==> flow/design.v <==
module b8Xb8_s16( 
  input clk,
  input rst_n, 
  input [7:0] in1_0  ,
  input [7:0] in1_1  ,
  input [7:0] in1_2  ,
  input [7:0] in1_3  ,
  input [7:0] in1_4  ,
  input [7:0] in1_5  ,
  input [7:0] in1_6  ,
  input [7:0] in1_7  ,
  input [7:0] in1_8  ,
  input [7:0] in1_9  ,
  input [7:0] in1_10 ,
  input [7:0] in1_11 ,
  input [7:0] in1_12 ,
  input [7:0] in1_13 ,
  input [7:0] in1_14 ,
  input [7:0] in1_15 ,
  input [7:0] in2_0  ,
  input [7:0] in2_1  ,
  input [7:0] in2_2  ,
  input [7:0] in2_3  ,
  input [7:0] in2_4  ,
  input [7:0] in2_5  ,
  input [7:0] in2_6  ,
  input [7:0] in2_7  ,
  input [7:0] in2_8  ,
  input [7:0] in2_9  ,
  input [7:0] in2_10 ,
  input [7:0] in2_11 ,
  input [7:0] in2_12 ,
  input [7:0] in2_13 ,
  input [7:0] in2_14 ,
  input [7:0] in2_15 ,
  output [11:0] out
  );
  reg [19:0] psum;
  reg [15:0] prod_0  ;
  reg [15:0] prod_1  ;
  reg [15:0] prod_2  ;
  reg [15:0] prod_3  ;
  reg [15:0] prod_4  ;
  reg [15:0] prod_5  ;
  reg [15:0] prod_6  ;
  reg [15:0] prod_7  ;
  reg [15:0] prod_8  ;
  reg [15:0] prod_9  ;
  reg [15:0] prod_10 ;
  reg [15:0] prod_11 ;
  reg [15:0] prod_12 ;
  reg [15:0] prod_13 ;
  reg [15:0] prod_14 ;
  reg [15:0] prod_15 ;
  always @(negedge rst_n or posedge clk) begin
    if (rst_n == 1'b0) begin
      prod_0  <= 16'b0;
      prod_1  <= 16'b0;
      prod_2  <= 16'b0;
      prod_3  <= 16'b0;
      prod_4  <= 16'b0;
      prod_5  <= 16'b0;
      prod_6  <= 16'b0;
      prod_7  <= 16'b0;
      prod_8  <= 16'b0;
      prod_9  <= 16'b0;
      prod_10 <= 16'b0;
      prod_11 <= 16'b0;
      prod_12 <= 16'b0;
      prod_13 <= 16'b0;
      prod_14 <= 16'b0;
      prod_15 <= 16'b0;
      psum <= 20'b0;
    end else begin
      prod_0  <= in1_0  * in2_0  ;
      prod_1  <= in1_1  * in2_1  ;
      prod_2  <= in1_2  * in2_2  ;
      prod_3  <= in1_3  * in2_3  ;
      prod_4  <= in1_4  * in2_4  ;
      prod_5  <= in1_5  * in2_5  ;
      prod_6  <= in1_6  * in2_6  ;
      prod_7  <= in1_7  * in2_7  ;
      prod_8  <= in1_8  * in2_8  ;
      prod_9  <= in1_9  * in2_9  ;
      prod_10 <= in1_10 * in2_10 ;
      prod_11 <= in1_11 * in2_11 ;
      prod_12 <= in1_12 * in2_12 ;
      prod_13 <= in1_13 * in2_13 ;
      prod_14 <= in1_14 * in2_14 ;
      prod_15 <= in1_15 * in2_15 ;
      psum <= prod_0  + prod_1  + prod_2  + prod_3
           + prod_4  + prod_5  + prod_6  + prod_7
           + prod_8  + prod_9  + prod_10 + prod_11
           + prod_12 + prod_13 + prod_14 + prod_15;
    end
  end
  assign out = psum[19:9];
endmodule
### Tool chain data of b8Xb8_s16

Tool output for the design above, in the order of the flow.
Line numbers count from 1 in the design file above.
Cell names lack the library's common part.
The mark -- stands for no value.

* top module: b8Xb8_s16
* clock input: clk
* standard-cell library: sky130hd
* corner: tt_025C_1v80

### Word-level counts

Yosys after proc, flatten, opt, wreduce and memory -nomap, before mapping. Enables and synchronous resets that opt folds into registers are not counted as muxes. Memory bits, and registers merged into a memory's read port (data or address), are not among the register bits. Print and check cells are not counted. Equal cells are merged and count once.

* $mul: 16
* add/sub/neg operators: 15

Operators by type and width (count)
* 8-bit by 8-bit multiplier with 16-bit output: 16
* 20-bit by 16-bit adder with 20-bit output: 11
* 19-bit by 16-bit adder with 20-bit output: 1
* 18-bit by 16-bit adder with 19-bit output: 1
* 17-bit by 16-bit adder with 18-bit output: 1
* 16-bit by 16-bit adder with 17-bit output: 1

* cells after elaboration: 48
* register bits: 276
* bits of input ports: 258

### Longest topological paths

Depth = most cells in a row (Yosys ltp): at word level without a register or memory, in the mapped netlist without a sequential cell, where the memories' decode and read muxes count.

* depth in word-level cells: 15
* ABC_AREA: 0
* depth in mapped cells: 19

### After synthesis

The flow's flattened synthesis, as Yosys stat reports it; memories are mapped. The netlist is that of the ABC_AREA named above (0 if unset); the other value can give another one.
Totals and module areas in this step are rounded.

Cell types (count)
* fa_1: 795
* ha_1: 602
* dfrtp_1: 267
* inv_1: 1113
* and2_1: 559
* nand2_1: 522
* xnor2_1: 153
* a21oi_1: 116
* nor2_1: 107
* o21ai_0: 59
* a211oi_1: 36
* o21a_1: 36
* or3_1: 28
* a21o_1: 23
* nand2b_1: 26
* nor3_1: 32
* o31ai_1: 20
* xor2_1: 17

Not listed: further types 46, cells in them 173.

* flip-flop cells: 267
* buffers: 3
* synthesis area: 45200 µm²
* mapped cells: 4684
* sequential area: 6680 µm²

### Path before layout

OpenSTA on the mapped netlist: ideal clock, no wires. The path of least setup slack (recovery checks aside). Input and output delay are each 20% of the period. Register names are those of the netlist, which keeps one name where synthesis merged equal registers.

* kind: input to register
* start point: in in1_3[5]
* end point: reg prod_3[15]
* arrival: 5.231 ns
* buffers on the path: 1
* data required time: 7.375 ns
* path slack: 2.144 ns
* clock period: 7.5 ns
* delay of the path: 3.856 ns
* input delay: 1.500 ns
* stages: 15
* synthesis period reached: 5.356 ns

"delay of the path" is the arrival time less input delay plus setup time.
"stages" counts driving pins, that of a launching flip-flop among them; a cell with two outputs on the path counts twice.
"synthesis period reached" = period - worst setup slack (recovery checks aside). The figure is calculated, with input and output delays left at 20% of the set period.
Between the ends stands the longest chain of elaborated cells between them, by number of cells; it is not shown to be the way that was timed. Of several equally long chains one is given.
A line is the first line of the expression or statement that the cell stems from. Yosys adds cells for indexed reads and writes and turns some case tables into memories.

* cell sequence: clkbuf_1 nand2_1 fa_1 fa_1 inv_1 fa_1 inv_1 fa_1 inv_1 ha_1 or3_1 o21a_1 a22o_1 o41a_1 xnor2_1
* length of the longest elaborated chain: 1
* elaborated cells between the ends (all ways): 1

Ends and longest elaborated chain, after synthesis
* from (decl): RTL line 7 `input [7:0] in1_3  ,`
* 8-bit by 8-bit multiplier with 16-bit output: RTL line 78 `prod_3  <= in1_3  * in2_3  ;`
* to (assign): RTL line 60 `prod_3  <= 16'b0;`
* to (assign): RTL line 78
* to (decl): RTL line 42 `reg [15:0] prod_3  ;`

### Worst path after layout

From the final timing report of stored run 1: the path of least setup slack in the routed layout; clock arrival at registers is part of the times.

* kind: register to register
* start point: reg prod_9[7]
* end point: reg psum[19]
* data required time: 6.96 ns
* clock period: 6.53 ns
* stages: 18
* buffers on the path: 0
* path slack: 0.67 ns
* arrival: 6.29 ns

Between the ends stands the longest chain of elaborated cells between them, by number of cells; it is not shown to be the way that was timed. Of several equally long chains one is given.

* cell sequence: dfrtp_1 inv_1 fa_1 fa_1 inv_1 fa_1 fa_1 fa_1 inv_1 fa_1 inv_1 ha_1 a211oi_1 o21ai_0 nand2_1 nand3b_1 a2111oi_0 nor3_1
* length of the longest elaborated chain: 7
* elaborated cells between the ends (all ways): 7

Ends and longest elaborated chain, after layout
* from (decl): RTL line 48 `reg [15:0] prod_9  ;`
* from (assign): RTL line 66 `prod_9  <= 16'b0;`
* from (assign): RTL line 84 `prod_9  <= in1_9  * in2_9  ;`
* 20-bit by 16-bit adder with 20-bit output (7 in a row): RTL line 91 `psum <= prod_0  + prod_1  + prod_2  + prod_3`
* to (assign): RTL line 73 `psum <= 20'b0;`
* to (assign): RTL line 91
* to (decl): RTL line 38 `reg [19:0] psum;`

Design b8Xb8_s16 on sky130hd. What follows are 4 stored runs of the flow, each under its own settings; their order means nothing. The constraints put input and output delay at 20% of the set period each and load the outputs with 0.01 pF.
"critical path time": the worst setup path's part of the clock period (all of it between registers, 20% less for each end at a port) less its slack. A launch clock that arrives late makes it longer, a capture clock that arrives late makes it shorter.
The measured numbers are rounded.

### Stored run 1

==> flow/run.sh <==
#!/bin/bash
# the make line also repeats the synthesis and layout settings of config.mk as NAME=value (left out here)
make -C /OpenROAD-flow-scripts/flow DESIGN_CONFIG=/design/flow/config.mk WORK_HOME=/design/flow/orfs CLKGATE_MAP_FILE= finish
==> flow/config.mk <==
export PLATFORM = sky130hd
export DESIGN_NAME = b8Xb8_s16
export DESIGN_NICKNAME = b8Xb8_s16
export VERILOG_FILES = /design/flow/design.v
export SDC_FILE = /design/flow/constraint.sdc
export NUM_CORES = 4
export LEC_CHECK = 0
export CAP_MARGIN = 35
export CELL_PAD_IN_SITES_GLOBAL_PLACEMENT = 3
export CORE_ASPECT_RATIO = 1.42
export CORE_MARGIN = 8
export CORE_UTILIZATION = 34
export GPL_TIMING_DRIVEN = 1
export HOLD_SLACK_MARGIN = 0.28
export MIN_ROUTING_LAYER = met2
export PLACE_DENSITY_LB_ADDON = 0.12
export SETUP_SLACK_MARGIN = 0.29
export SLEW_MARGIN = 20
==> flow/constraint.sdc <==
create_clock -name core_clock -period 6.53 [get_ports {clk}]
set_input_delay 1.3060 -clock core_clock [delete_from_list [all_inputs] [get_ports {clk}]]
set_output_delay 1.3060 -clock core_clock [all_outputs]
set_load 0.01 [all_outputs]

Results of stored run 1:
- Worst setup slack after layout: 0.673 ns
- Overall die area: 145000 µm²
- Mapped cell area after synthesis: 45200 µm²
- Standard-cell area of the final layout: 51500 µm²
- Critical path time: 5.86 ns
- Worst setup path kind: register to register

### Stored run 2

==> flow/run.sh <==
#!/bin/bash
# the make line also repeats the synthesis and layout settings of config.mk as NAME=value (left out here)
make -C /OpenROAD-flow-scripts/flow DESIGN_CONFIG=/design/flow/config.mk WORK_HOME=/design/flow/orfs CLKGATE_MAP_FILE= finish
==> flow/config.mk <==
export PLATFORM = sky130hd
export DESIGN_NAME = b8Xb8_s16
export DESIGN_NICKNAME = b8Xb8_s16
export VERILOG_FILES = /design/flow/design.v
export SDC_FILE = /design/flow/constraint.sdc
export NUM_CORES = 4
export LEC_CHECK = 0
export ABC_AREA = 1
export CAP_MARGIN = 40
export CORE_MARGIN = 2
export CORE_UTILIZATION = 40
export CTS_CLUSTER_SIZE = 68
export GPL_TIMING_DRIVEN = 0
export SLEW_MARGIN = 20
==> flow/constraint.sdc <==
create_clock -name core_clock -period 7.5 [get_ports {clk}]
set_input_delay 1.5000 -clock core_clock [delete_from_list [all_inputs] [get_ports {clk}]]
set_output_delay 1.5000 -clock core_clock [all_outputs]
set_load 0.01 [all_outputs]

Results of stored run 2:
- Worst setup slack after layout: 2.33 ns
- Overall die area: 121000 µm²
- Mapped cell area after synthesis: 47400 µm²
- Standard-cell area of the final layout: 50600 µm²
- Critical path time: 3.67 ns
- Worst setup path kind: input to register

### Stored run 3

==> flow/run.sh <==
#!/bin/bash
# the make line also repeats the synthesis and layout settings of config.mk as NAME=value (left out here)
make -C /OpenROAD-flow-scripts/flow DESIGN_CONFIG=/design/flow/config.mk WORK_HOME=/design/flow/orfs CLKGATE_MAP_FILE= finish
==> flow/config.mk <==
export PLATFORM = sky130hd
export DESIGN_NAME = b8Xb8_s16
export DESIGN_NICKNAME = b8Xb8_s16
export VERILOG_FILES = /design/flow/design.v
export SDC_FILE = /design/flow/constraint.sdc
export NUM_CORES = 4
export LEC_CHECK = 0
export CAP_MARGIN = 25
export CORE_MARGIN = 2
export CORE_UTILIZATION = 41
export CTS_CLUSTER_DIAMETER = 295
export GPL_TIMING_DRIVEN = 1
export MIN_ROUTING_LAYER = met1
export PLACE_DENSITY_LB_ADDON = 0.07
export SETUP_SLACK_MARGIN = 0.31
export SLEW_MARGIN = 20
==> flow/constraint.sdc <==
create_clock -name core_clock -period 6.26 [get_ports {clk}]
set_input_delay 1.2520 -clock core_clock [delete_from_list [all_inputs] [get_ports {clk}]]
set_output_delay 1.2520 -clock core_clock [all_outputs]
set_load 0.01 [all_outputs]

Results of stored run 3:
- Worst setup slack after layout: 0.682 ns
- Overall die area: 113000 µm²
- Mapped cell area after synthesis: 45200 µm²
- Standard-cell area of the final layout: 51000 µm²
- Critical path time: 5.58 ns
- Worst setup path kind: register to register

### Stored run 4

==> flow/run.sh <==
#!/bin/bash
# the make line also repeats the synthesis and layout settings of config.mk as NAME=value (left out here)
make -C /OpenROAD-flow-scripts/flow DESIGN_CONFIG=/design/flow/config.mk WORK_HOME=/design/flow/orfs CLKGATE_MAP_FILE= finish
==> flow/config.mk <==
export PLATFORM = sky130hd
export DESIGN_NAME = b8Xb8_s16
export DESIGN_NICKNAME = b8Xb8_s16
export VERILOG_FILES = /design/flow/design.v
export SDC_FILE = /design/flow/constraint.sdc
export NUM_CORES = 4
export LEC_CHECK = 0
export CAP_MARGIN = 35
export CELL_PAD_IN_SITES_GLOBAL_PLACEMENT = 3
export CORE_ASPECT_RATIO = 1.42
export CORE_MARGIN = 8
export CORE_UTILIZATION = 34
export GPL_TIMING_DRIVEN = 1
export HOLD_SLACK_MARGIN = 0.28
export SETUP_SLACK_MARGIN = 0.55
export SLEW_MARGIN = 20
==> flow/constraint.sdc <==
create_clock -name core_clock -period 6.53 [get_ports {clk}]
set_input_delay 1.3060 -clock core_clock [delete_from_list [all_inputs] [get_ports {clk}]]
set_output_delay 1.3060 -clock core_clock [all_outputs]
set_load 0.01 [all_outputs]

Results of stored run 4:
- Worst setup slack after layout: 0.779 ns
- Overall die area: 145000 µm²
- Mapped cell area after synthesis: 45200 µm²
- Standard-cell area of the final layout: 51500 µm²
- Critical path time: 5.75 ns
- Worst setup path kind: register to register
